==> flow/design.v <==
module FDIVIDER(
    input  logic ACLK,
    input  logic RESTN,
    output logic SCLK,
    output logic TICK    
);
logic [3:0]count;
assign TICK = (count == 4'd4) && !SCLK;
always_ff@(posedge ACLK)begin
    if(!RESTN)begin
        count <= 0;
        SCLK <= 0;
    end else begin
        if(count == 4'd4)begin
            count <= 0;
            SCLK <= ~SCLK;
        end else begin
            count <= count +1;
        end
    end
end
endmodule
module FIFO_MANAGER(
    input logic Tx_full,
    input logic SS_full,
    input logic Tx_empty,
    input logic SS_empty,
    output logic FREADY_full,
    output logic FREADY_empty
);
always_comb begin : Full_empty_block
    if(Tx_full | SS_full)begin
        FREADY_full = 0;
    end else begin
        FREADY_full = 1;
    end
    if(Tx_empty | SS_empty) begin
        FREADY_empty = 0;
    end else begin
        FREADY_empty = 1;
    end
end
endmodule
module Async_Tx_FIFO #(
    parameter DATA_WIDTH = 32,
    parameter ADDR_WIDTH = 4  
)(
    input  logic [DATA_WIDTH-1:0] data_in,
    input  logic wr_en,
    input  logic rd_en,
    input  logic ACLK,    
    input  logic SCLK,    
    input  logic rst_n,
    output logic [DATA_WIDTH-1:0] data_out,
    output logic empty,
    output logic full
);
    logic [DATA_WIDTH-1:0] mem [0:(1<<ADDR_WIDTH)-1];
    logic [ADDR_WIDTH:0] wr_ptr_bin, rd_ptr_bin;
    logic [ADDR_WIDTH:0] wr_ptr_gry, rd_ptr_gry;
    logic [ADDR_WIDTH:0] wr_ptr_sync1, wr_ptr_sync2;
    logic [ADDR_WIDTH:0] rd_ptr_sync1, rd_ptr_sync2;
    always_ff @(posedge ACLK) begin
        if (!rst_n) begin
            wr_ptr_bin <= 0;
            wr_ptr_gry <= 0;
        end else if (wr_en && !full) begin
            wr_ptr_bin <= wr_ptr_bin + 1;
            wr_ptr_gry <= ((wr_ptr_bin + 1) >> 1) ^ (wr_ptr_bin + 1);
        end
    end
    always_ff @(posedge ACLK) begin
        if (rst_n && wr_en && !full)
            mem[wr_ptr_bin[ADDR_WIDTH-1:0]] <= data_in;
    end
    always_ff @(posedge ACLK) begin
        if (!rst_n) begin
            rd_ptr_bin <= 0;
            rd_ptr_gry <= 0;
            data_out   <= 0;
        end else if (SCLK && rd_en && !empty) begin
            rd_ptr_bin <= rd_ptr_bin + 1;
            rd_ptr_gry <= ((rd_ptr_bin + 1) >> 1) ^ (rd_ptr_bin + 1);
            data_out   <= mem[rd_ptr_bin[ADDR_WIDTH-1:0]];
        end
    end
    always_ff @(posedge ACLK) begin
        if (!rst_n) begin
            wr_ptr_sync1 <= 0;
            wr_ptr_sync2 <= 0;
        end else if (SCLK) begin
            wr_ptr_sync1 <= wr_ptr_gry;
            wr_ptr_sync2 <= wr_ptr_sync1;
        end
    end
    always_ff @(posedge ACLK) begin
        if (!rst_n) begin
            rd_ptr_sync1 <= 0;
            rd_ptr_sync2 <= 0;
        end else begin
            rd_ptr_sync1 <= rd_ptr_gry;
            rd_ptr_sync2 <= rd_ptr_sync1;
        end
    end
    assign empty = (wr_ptr_sync2 == rd_ptr_gry);
    assign full  = (wr_ptr_gry == {~rd_ptr_sync2[ADDR_WIDTH:ADDR_WIDTH-1], rd_ptr_sync2[ADDR_WIDTH-2:0]});
endmodule
module Async_SS_FIFO #(
    parameter DATA_WIDTH = 32,
    parameter ADDR_WIDTH = 4  
)(
    input  logic [DATA_WIDTH-1:0] data_in,
    input  logic wr_en,
    input  logic rd_en,
    input  logic ACLK,    
    input  logic SCLK,    
    input  logic rst_n,
    output logic [DATA_WIDTH-1:0] data_out,
    output logic empty,
    output logic full
);
    logic [DATA_WIDTH-1:0] mem [0:(1<<ADDR_WIDTH)-1];
    logic [ADDR_WIDTH:0] wr_ptr_bin, rd_ptr_bin;
    logic [ADDR_WIDTH:0] wr_ptr_gry, rd_ptr_gry;
    logic [ADDR_WIDTH:0] wr_ptr_sync1, wr_ptr_sync2;
    logic [ADDR_WIDTH:0] rd_ptr_sync1, rd_ptr_sync2;
    always_ff @(posedge ACLK) begin
        if (!rst_n) begin
            wr_ptr_bin <= 0;
            wr_ptr_gry <= 0;
        end else if (wr_en && !full) begin
            wr_ptr_bin <= wr_ptr_bin + 1;
            wr_ptr_gry <= ((wr_ptr_bin + 1) >> 1) ^ (wr_ptr_bin + 1);
        end
    end
    always_ff @(posedge ACLK) begin
        if (rst_n && wr_en && !full)
            mem[wr_ptr_bin[ADDR_WIDTH-1:0]] <= data_in;
    end
    always_ff @(posedge ACLK) begin
        if (!rst_n) begin
            rd_ptr_bin <= 0;
            rd_ptr_gry <= 0;
            data_out   <= 0;
        end else if (SCLK && rd_en && !empty) begin
            rd_ptr_bin <= rd_ptr_bin + 1;
            rd_ptr_gry <= ((rd_ptr_bin + 1) >> 1) ^ (rd_ptr_bin + 1);
            data_out   <= mem[rd_ptr_bin[ADDR_WIDTH-1:0]];
        end
    end
    always_ff @(posedge ACLK) begin
        if (!rst_n) begin
            wr_ptr_sync1 <= 0;
            wr_ptr_sync2 <= 0;
        end else if (SCLK) begin
            wr_ptr_sync1 <= wr_ptr_gry;
            wr_ptr_sync2 <= wr_ptr_sync1;
        end
    end
    always_ff @(posedge ACLK) begin
        if (!rst_n) begin
            rd_ptr_sync1 <= 0;
            rd_ptr_sync2 <= 0;
        end else begin
            rd_ptr_sync1 <= rd_ptr_gry;
            rd_ptr_sync2 <= rd_ptr_sync1;
        end
    end
    assign empty = (wr_ptr_sync2 == rd_ptr_gry);
    assign full  = (wr_ptr_gry == {~rd_ptr_sync2[ADDR_WIDTH:ADDR_WIDTH-1], rd_ptr_sync2[ADDR_WIDTH-2:0]});
endmodule
module AXI_SLAVE(
    input logic ACLK,
    input logic ARESETN,
    input logic [31:0]AWADDR,
    input logic AWVALID,
    output logic AWREADY,
    input logic [31:0]WDATA,
    input logic WVALID,
    output logic WREADY,
    output logic[1:0]BRESP,
    output logic BVALID,
    input logic BREADY,
    input logic FREADY_full,
    output logic wr_en,
    output logic[31:0]Tx_data_out,
    output logic[31:0]SS_data_out
);
 localparam logic [31:0] Tx_address = 32'h0;
 localparam logic [31:0] SS_address = 32'h2;
 typedef enum logic[1:0]{
    IDEAL,
    DECODE,
    EXECUTE
 } state_t;
typedef enum logic{
    START,
    OK
}phase_t;
logic ready;
logic [31:0]data_buffer_1;
logic [31:0]addr_buffr;
state_t state;
phase_t phase;
logic AWalrt;
logic Walrt;
always_ff@(posedge ACLK)begin : AXI_SLAVE
    if(!ARESETN)begin
        wr_en <= 0;
        state <= IDEAL;
        BRESP <= 2'b00;
        BVALID <= 0;
        Tx_data_out <= 0;
        SS_data_out <= 0;
    end else begin
        wr_en <= 0;
        case(state)
            IDEAL: begin
                BRESP <= 2'b00;
                if(ready) begin
                    state <= DECODE;
                end
            end
            DECODE:begin
                BRESP <= 2'b00;
                case(addr_buffr)
                    Tx_address: begin
                        Tx_data_out <= data_buffer_1;
                        BRESP <= 2'b00;
                    end
                    SS_address: begin
                        SS_data_out <= data_buffer_1;
                        BRESP <= 2'b00;
                    end
                    default: begin
                        BRESP <= 2'b10;
                    end
                endcase
                if(BVALID & BREADY) begin
                    BVALID <= 0;
                    state <= EXECUTE;
                end else begin
                    BVALID <= 1;
                end
            end
            EXECUTE:begin
                BVALID <= 0;
                wr_en <= (addr_buffr == Tx_address);  
                state <= IDEAL;
                BRESP <= 2'b00;
            end
            default: state <= IDEAL;
        endcase
    end
end
always_ff@(posedge ACLK)begin : handshake_block
    if(!ARESETN)begin
        phase <= START;
        ready <= 0;
        AWalrt <= 0;
        Walrt <= 0;
    end else begin
        case(phase)
            START:begin
                if(AWVALID & AWREADY) begin
                    AWalrt <= 1;  
                    addr_buffr <= AWADDR;
                 end
                if(WVALID & WREADY)begin
                    Walrt <= 1;     
                    data_buffer_1 <= WDATA;
                end
                if(AWalrt & Walrt) begin    
                ready <= 1; 
                phase <= OK;
                end
            end
            OK:begin
                ready <= 0;
                AWalrt <= 0;
                Walrt <= 0;
                if(BVALID & BREADY) begin  
                    phase <= START; 
                end
            end
        endcase
    end
end
always_comb begin : ready_block
    if(FREADY_full && (phase == START) && (state == IDEAL) && !wr_en)begin
        AWREADY = !AWalrt;
        WREADY = !Walrt;
    end else begin
        AWREADY = 0;
        WREADY = 0;
    end
end
endmodule
module DATA_BUFFER(
    input logic[31:0] din_1,
    input logic[31:0]din_2,
    input logic go,
    input logic ACLK,
    input logic SCLK,
    input logic ARESETN,
    input logic SRESP,
    output logic DREADY,
    output logic [33:0]dout
);
typedef enum logic[2:0]{
    IDEAL,
    WAIT_FIFO,
    FETCH,
    CONCATENATE,
    VALIDATE
} state_t;
logic [31:0] SS_buffer_1;
logic [1:0] SS_buffer_2;
state_t state;
always_ff@(posedge ACLK) begin : data_fetch_block
    if(!ARESETN)begin
        state <= IDEAL;
        DREADY <= 0;
    end else if(SCLK) begin
        case(state)
            IDEAL:begin
                DREADY <= 0;
                if(go) begin
                    state <= WAIT_FIFO;
                end
            end
            WAIT_FIFO: begin
                state <= FETCH;
            end
            FETCH:begin
                SS_buffer_1 <= din_1;
                SS_buffer_2 <= din_2[1:0];
                state <= CONCATENATE;
            end
            CONCATENATE:begin
                dout <= {SS_buffer_2,SS_buffer_1};
                state <= VALIDATE;
                DREADY <= 1;
            end
            VALIDATE:begin
                if(DREADY & SRESP)begin
                    state <= IDEAL;
                end
            end
            default: state <= IDEAL;
        endcase
    end
end
endmodule
module SPI_MASTER(
    input logic ACLK,
    input logic FSCLK,
    input logic FTICK,
    input logic ARESETN,
    input logic FREADY_empty,
    input logic DREADY,
    input logic [33:0] din,
    output logic go,
    output logic SRESP,
    output logic rd_en,
    output logic[1:0]SS,
    output logic MOSI,
    output logic SCLK,
    input logic MISO
);
typedef enum logic[2:0]{
    IDEAL,
    WAIT_FIFO,
    FETCH,
    START,
    DONE,
    VALIDATE
} state_t;
logic [5:0]count;
logic [31:0] data_buffer_3;
logic [1:0] data_buffer_4;
state_t state;
assign SCLK = (state == START && count != 6'd0) ? FSCLK : 0;
always_ff@(posedge ACLK) begin : main_FSM_block
    if(!ARESETN)begin
        state <= IDEAL;
        count <= 0;
        rd_en <= 0;
        go <= 0;
        SRESP <= 0;
        SS <= 0;
        MOSI <= 0;
    end else if(FTICK) begin
        case(state)
            IDEAL:begin
                go <= 0;
                if(FREADY_empty)begin
                    go <= 1;
                    rd_en <= 1;
                    state <= WAIT_FIFO;
                    count <= 0;
                end
            end
            WAIT_FIFO:begin
                rd_en <= 0;
                go <= 0;
                state <=FETCH;
            end
            FETCH:begin
                if(DREADY) begin
                    data_buffer_3 <= din[31:0];
                    data_buffer_4 <= din[33:32];
                    SS <= din[33:32];
                    state <= START;
                end
            end
            START:begin
                if(count == 6'd32) begin
                    state <= DONE;
                end else begin
                    if(DREADY) begin
                        MOSI <= data_buffer_3[31];
                        data_buffer_3 <= {data_buffer_3[30:0],1'b0};
                        count <= count +1;
                    end
                end
            end
            DONE: begin
                SRESP <= 1;
                state <= VALIDATE;
            end
            VALIDATE:begin
                SRESP <= 0;
                state <= IDEAL;
            end
            default: state <= IDEAL;
        endcase
    end
end
endmodule
module Module_Wrapper (
    input logic ACLK,
    input logic ARESETN,
    input  logic [31:0] AWADDR,
    input  logic AWVALID,
    output logic AWREADY,
    input  logic [31:0] WDATA,
    input  logic WVALID,
    output logic WREADY,
    output logic [1:0] BRESP,
    output logic BVALID,
    input  logic BREADY,
    output logic [1:0] SS,
    output logic MOSI,
    output logic SCLK,
    input  logic MISO
);
    logic sclk_int, sclk_tick;
    logic fready_full, fready_empty;
    logic wr_en, rd_en;
    logic [31:0] tx_data_bus, ss_data_bus;
    logic [31:0] fifo_tx_out, fifo_ss_out;
    logic [33:0] data_to_master;
    logic go, dready, sresp;
    logic tx_full, tx_empty, ss_full, ss_empty;
    FDIVIDER fdiv_inst (
        .ACLK(ACLK),
        .RESTN(ARESETN),
        .SCLK(sclk_int),
        .TICK(sclk_tick)
    );
    AXI_SLAVE axi_inst (
        .ACLK(ACLK),
        .ARESETN(ARESETN),
        .AWADDR(AWADDR), .AWVALID(AWVALID), .AWREADY(AWREADY),
        .WDATA(WDATA), .WVALID(WVALID), .WREADY(WREADY),
        .BRESP(BRESP), .BVALID(BVALID), .BREADY(BREADY),
        .FREADY_full(fready_full),
        .wr_en(wr_en),
        .Tx_data_out(tx_data_bus),
        .SS_data_out(ss_data_bus)
    );
    Async_Tx_FIFO tx_fifo_inst (
        .ACLK(ACLK),
        .SCLK(sclk_tick),
        .rst_n(ARESETN),
        .data_in(tx_data_bus),
        .wr_en(wr_en),
        .rd_en(rd_en),
        .data_out(fifo_tx_out),
        .full(tx_full),
        .empty(tx_empty)
    );
    Async_SS_FIFO ss_fifo_inst (
        .ACLK(ACLK),
        .SCLK(sclk_tick),
        .rst_n(ARESETN),
        .data_in(ss_data_bus),
        .wr_en(wr_en),
        .rd_en(rd_en),
        .data_out(fifo_ss_out),
        .full(ss_full),
        .empty(ss_empty)
    );
    FIFO_MANAGER fifo_mgmt_inst (
        .Tx_full(tx_full), .SS_full(ss_full),
        .Tx_empty(tx_empty), .SS_empty(ss_empty),
        .FREADY_full(fready_full), .FREADY_empty(fready_empty)
    );
    DATA_BUFFER dbuff_inst (
        .din_1(fifo_tx_out), .din_2(fifo_ss_out),
        .go(go), .ACLK(ACLK), .SCLK(sclk_tick), .ARESETN(ARESETN),
        .SRESP(sresp), .DREADY(dready),
        .dout(data_to_master)
    );
    SPI_MASTER master_inst (
        .ACLK(ACLK), .FSCLK(sclk_int), .FTICK(sclk_tick), .ARESETN(ARESETN),
        .FREADY_empty(fready_empty),
        .DREADY(dready), .din(data_to_master),
        .go(go), .SRESP(sresp), .rd_en(rd_en),
        .SS(SS), .MOSI(MOSI), .SCLK(SCLK), .MISO(MISO)
    );
endmodule
# From RTL to reports: Module_Wrapper

Tool output for the design above, in the order of the flow.
Lines are those of the file above, counted from 1.
The mark n/a stands for no value.

Design top: Module_Wrapper
Clock input: ACLK
Cell library: sky130hd
Timing corner: tt_025C_1v80

# Elaborated design

Source: Yosys, flattened and elaborated, memories not mapped. Widths are those after wreduce. Registers that Yosys merges into a memory's read port (data or address) are not register bits. Print and check cells do not count.
Yosys's memory passes give these memory sizes; they may raise the number of words (mostly to a power of two), join words into wider ones and drop unused or constant bits.

Flip-flop bits (word level): 342
Bits in writable memories: 1,024
Clocked read ports x word width: 64
Memories kept: 2
Input bits: 70
Output and inout port bits: 9
Cells after elaboration: 200

Memories:

| name             | words | bits a word | read ports | wr ports | RTL line | source |
| ss_fifo_inst.mem | 16    | 32          | 1          | 1        | 122      | `logic [DATA_WIDTH-1:0] mem [0:(1<<ADDR_WIDTH)-1];` |
| tx_fifo_inst.mem | 16    | 32          | 1          | 1        | 58       | `logic [DATA_WIDTH-1:0] mem [0:(1<<ADDR_WIDTH)-1];` |

$add $sub $neg: 6
Equal/unequal tests: 30
Multiplexer cells: 46
Bitwise logic cells: 17
Reductions and logical operators: 56

Operators with widths:

| kind                                                                    | count |
| 32-bit 2-to-1 mux                                                       | 5 |
| 32-bit case mux with 2-bit select                                       | 1 |
| 32-bit by 2-bit equality test with 1-bit output (second input constant) | 1 |
| 32-bit zero test                                                        | 1 |
| 3-bit case mux with 5-bit select                                        | 2 |
| 5-bit by 1-bit adder with 6-bit output (second input constant)          | 4 |
| 3-bit AND reduction                                                     | 7 |
| 5-bit equality test                                                     | 4 |
| 5-bit XOR                                                               | 4 |
| 6-bit 2-to-1 mux                                                        | 3 |
| 1-bit case mux with 2-bit select                                        | 9 |
| 2-bit by 1-bit != test with 1-bit output (second input constant)        | 8 |
| 3-bit 2-to-1 mux                                                        | 5 |
| 2-bit AND reduction                                                     | 7 |
| 2-bit nonzero test                                                      | 7 |
| 1-bit logical AND                                                       | 13 |
| 1-bit 2-to-1 mux                                                        | 13 |
| 3-bit by 2-bit equality test with 1-bit output (second input constant)  | 4 |
| 6-bit case mux with 2-bit select                                        | 1 |
| 1-bit zero test                                                         | 10 |
| 3-bit equality test (second input constant)                             | 3 |
| 2-bit != test (second input constant)                                   | 4 |
| 4-bit AND reduction                                                     | 2 |
| 2-bit case mux with 2-bit select                                        | 2 |
| 4-bit 2-to-1 mux                                                        | 2 |
| 2-bit OR reduction                                                      | 3 |
| 3-bit by 1-bit equality test with 1-bit output (second input constant)  | 2 |
| 3-bit zero test                                                         | 2 |

Not listed: further kinds 15, cells in them 26.

# Longest topological paths

Longest topological path by Yosys (ltp), each cell counted once; first at word level (registers and memories cut), then after technology mapping (sequential cells cut; the memories' decode and read muxes count).

Depth in word-level cells: 11
ABC_AREA: 0
Depth in mapped cells: 10
Depth with buffers taken out: 7

# Netlist

Yosys stat after the flow's synthesis: flattened, memories mapped to cells. It holds for the ABC_AREA given above (unset counts as 0); a run with the other value may have another netlist.

Standard cells after synthesis: 1,913
Mapped area: 33,857.5 um^2
Area of sequential cells: 25,004.0 um^2
Flip-flops: 895
Buffers: 112

Cell types:

| cell                      | count |
| sky130_fd_sc_hd__edfxtp_1 | 708 |
| sky130_fd_sc_hd__dfxtp_1  | 187 |
| sky130_fd_sc_hd__mux4_2   | 136 |
| sky130_fd_sc_hd__mux2i_1  | 94 |
| sky130_fd_sc_hd__nand2_1  | 128 |
| sky130_fd_sc_hd__nor2b_1  | 66 |
| sky130_fd_sc_hd__mux2_2   | 31 |
| sky130_fd_sc_hd__xnor2_1  | 38 |
| sky130_fd_sc_hd__a21boi_0 | 39 |
| sky130_fd_sc_hd__a22o_1   | 32 |
| sky130_fd_sc_hd__a22oi_1  | 35 |
| sky130_fd_sc_hd__o21ai_0  | 45 |
| sky130_fd_sc_hd__and2_1   | 34 |
| sky130_fd_sc_hd__clkbuf_1 | 56 |
| sky130_fd_sc_hd__ha_1     | 14 |
| sky130_fd_sc_hd__nand3_1  | 30 |
| sky130_fd_sc_hd__buf_2    | 23 |
| sky130_fd_sc_hd__nor2_1   | 28 |

Other cell types: 43; their cells: 189.
By module: a second synthesis without flattening, with its own total; a netlist apart from the flattened one above.

Cells (unflattened synthesis): 3,087
Area (unflattened synthesis): 54,778.8 um^2

Rows give one instance, submodules left out.

Modules:

| module         | instances | cells | area (um^2) |
| Async_SS_FIFO  | 1         | 1,218 | 22,579.2 |
| Async_Tx_FIFO  | 1         | 1,218 | 22,579.2 |
| AXI_SLAVE      | 1         | 363   | 4,852.2 |
| DATA_BUFFER    | 1         | 92    | 2,299.7 |
| SPI_MASTER     | 1         | 170   | 2,223.4 |
| FDIVIDER       | 1         | 24    | 237.7 |
| FIFO_MANAGER   | 1         | 2     | 7.5 |
| Module_Wrapper | 1         | 0     | 0.0 |

# Worst setup path after synthesis

Path of least setup slack by OpenSTA after synthesis, without wires, with an ideal clock, recovery checks aside; 20% of the period is set as input and as output delay. Where synthesis merged equal registers, the netlist keeps one of their names.

Path kind: input to register
Start point: input ARESETN
End point: memory tx_fifo_inst.mem[3][0]
Clock period: 7.0 ns
External input delay: 1.400 ns
Library setup time: 0.501 ns
Launch time at the first pin: 1.400 ns
Data arrival time: 5.206 ns
Required time: 6.499 ns
Setup slack: 1.293 ns
Path delay: 4.307 ns
Stages: 4
Buffers on the path: 2
Period reached after synthesis: 5.707 ns

"path delay" = arrival - input delay + setup time.
"stages" counts driving pins, that of a launching flip-flop among them; a cell with two outputs on the path counts twice.
"period reached after synthesis" is the clock period less the worst setup slack; recovery checks do not enter. This is arithmetic on one report: input and output delays are still those of the set period (20% each).
Between the ends stands the longest chain of elaborated cells between them, by number of cells; it is not shown to be the way that was timed. Of several equally long chains one is given.
A line is the first line of the expression or statement that the cell stems from. Yosys adds cells for indexed reads and writes and turns some case tables into memories.
Only ways into the end's enable, where the timed path ends, are counted here.

Cells stage by stage: sky130_fd_sc_hd__clkbuf_1 -> sky130_fd_sc_hd__clkbuf_1 -> sky130_fd_sc_hd__nand2_1 -> sky130_fd_sc_hd__nor4_1
Cells in the longest elaborated chain: 3
Elaborated cells on any way between the ends: 4
Those cells by class: mux (2); reduce/logical (2)

RTL lines, path post-synthesis:

| item                 | RTL line | source |
| from (decl)          | 443      | `input logic ARESETN,` |
| 1-bit logical AND x2 | 73       | `if (rst_n && wr_en && !full)` |
| 4-bit 2-to-1 mux     | 73       |  |
| to (decl)            | 58       | `logic [DATA_WIDTH-1:0] mem [0:(1<<ADDR_WIDTH)-1];` |

# Path in the finished layout

From the final timing report of stored run 2: the path of least setup slack in the routed layout; clock arrival at registers is part of the times.

Path kind: register to output
Start point: register ss_fifo_inst.wr_ptr_gry[0]
End point: output AWREADY
Clock period: 3.86 ns
Launch time at the first pin: 0.65 ns
Data arrival time: 2.44 ns
Required time: 3.09 ns
Setup slack: 0.65 ns
Stages: 7
Buffers on the path: 1

Between the ends stands the longest chain of elaborated cells between them, by number of cells; it is not shown to be the way that was timed. Of several equally long chains one is given.

Cells stage by stage: sky130_fd_sc_hd__dfxtp_1 -> sky130_fd_sc_hd__xnor2_1 -> sky130_fd_sc_hd__nand3_1 -> sky130_fd_sc_hd__o211ai_1 -> sky130_fd_sc_hd__o21bai_2 -> sky130_fd_sc_hd__nor2_1 -> sky130_fd_sc_hd__clkdlybuf4s50_1
Cells in the longest elaborated chain: 7
Elaborated cells on any way between the ends: 7
Source lines of those cells: 3
Those cells by class: eq/ne (1); mux (2); logic (1); reduce/logical (3)

RTL lines, path after layout:

| item                 | RTL line | source |
| from (decl)          | 124      | `logic [ADDR_WIDTH:0] wr_ptr_gry, rd_ptr_gry;` |
| from (assign)        | 130      | `wr_ptr_gry <= 0;` |
| from (assign)        | 133      | `wr_ptr_gry <= ((wr_ptr_bin + 1) >> 1) ^ (wr_ptr_bin + 1);` |
| 5-bit equality test  | 170      | `assign full  = (wr_ptr_gry == {~rd_ptr_sync2[ADDR_WIDTH:ADDR_WIDTH-1], rd_ptr_sync2[ADDR_WIDTH-2:0]});` |
| 1-bit OR             | 32       | `if(Tx_full \| SS_full)begin` |
| 1-bit 2-to-1 mux     | 32       |  |
| 1-bit logical AND x3 | 290      | `if(FREADY_full && (phase == START) && (state == IDEAL) && !wr_en)begin` |
| 1-bit 2-to-1 mux     | 290      |  |
| to (decl)            | 446      | `output logic AWREADY,` |

Below are 3 stored runs of the flow (Yosys, OpenROAD; platform sky130hd) on Module_Wrapper, each with its settings and what was measured, unordered. Constraints: input delay and output delay 20% of the set period each, output load 0.01 pF.
"clock period reached" means the clock period less the worst setup slack. The figure is calculated, with input and output delays left at 20% of the set period.
"allowed time less slack (worst setup path)" is the time allowed to the run's worst setup path (the clock period less input and output delay, where it has them) less its slack. Clock arrival times count: a late capture clock shortens it, a late launch clock lengthens it.
By "power consumption" is meant OpenSTA's value without simulated activity: inputs other than the clock are taken to toggle once in ten clock periods, and the tool carries that through the logic.
A setting shown as n/a is not set for that run.
A result given as n/a is not shown for that run.

| item                                            | stored run 1 | stored run 2       | stored run 3       |
| CAP_MARGIN                                      | 35           | 20                 | 20                 |
| CELL_PAD_IN_SITES_DETAIL_PLACEMENT              | 1            | n/a                | n/a                |
| CORE_ASPECT_RATIO                               | 0.7          | n/a                | n/a                |
| CORE_MARGIN                                     | 8            | 2                  | 2                  |
| CORE_UTILIZATION                                | 66           | 40                 | 40                 |
| GPL_ROUTABILITY_DRIVEN                          | 0            | n/a                | n/a                |
| PLACE_DENSITY_LB_ADDON                          | 0.24         | n/a                | 0.01               |
| SETUP_SLACK_MARGIN                              | 0.32         | 0.49               | -0.05              |
| period_ns                                       | 2.85         | 3.86               | 2.54               |
| SLEW_MARGIN                                     | 20           | 20                 | 20                 |
| CTS_CLUSTER_SIZE                                | n/a          | n/a                | 27                 |
| GPL_TIMING_DRIVEN                               | n/a          | n/a                | 0                  |
| HOLD_SLACK_MARGIN                               | n/a          | n/a                | -0.03              |
| MAX_ROUTING_LAYER                               | n/a          | n/a                | met4               |
| MIN_ROUTING_LAYER                               | n/a          | n/a                | met2               |
| clock period reached (ns)                       | n/a          | 3.213              | 2.481              |
| setup slack of the worst path (ns)              | n/a          | 0.647              | 0.059              |
| post-route setup TNS (ns)                       | n/a          | 0.000              | 0.000              |
| allowed time less slack (worst setup path) (ns) | n/a          | 2.44               | 1.97               |
| worst setup path kind                           | n/a          | register to output | register to output |
| netlist area reported by Yosys (um^2)           | n/a          | 33,857.5           | 33,857.5           |
| worst hold slack in the final report (ns)       | n/a          | 0.398              | 0.402              |
| die outline area (um^2)                         | n/a          | 86,986.7           | 86,986.7           |
| std-cell area (final layout) (um^2)             | n/a          | 39,188.8           | 40,921.7           |
| power consumption (mW)                          | n/a          | 19.204             | 30.593             |
| post-layout utilization                         | n/a          | 0.468              | 0.489              |

Stored run 1: incomplete, routing halted on ODB-0269
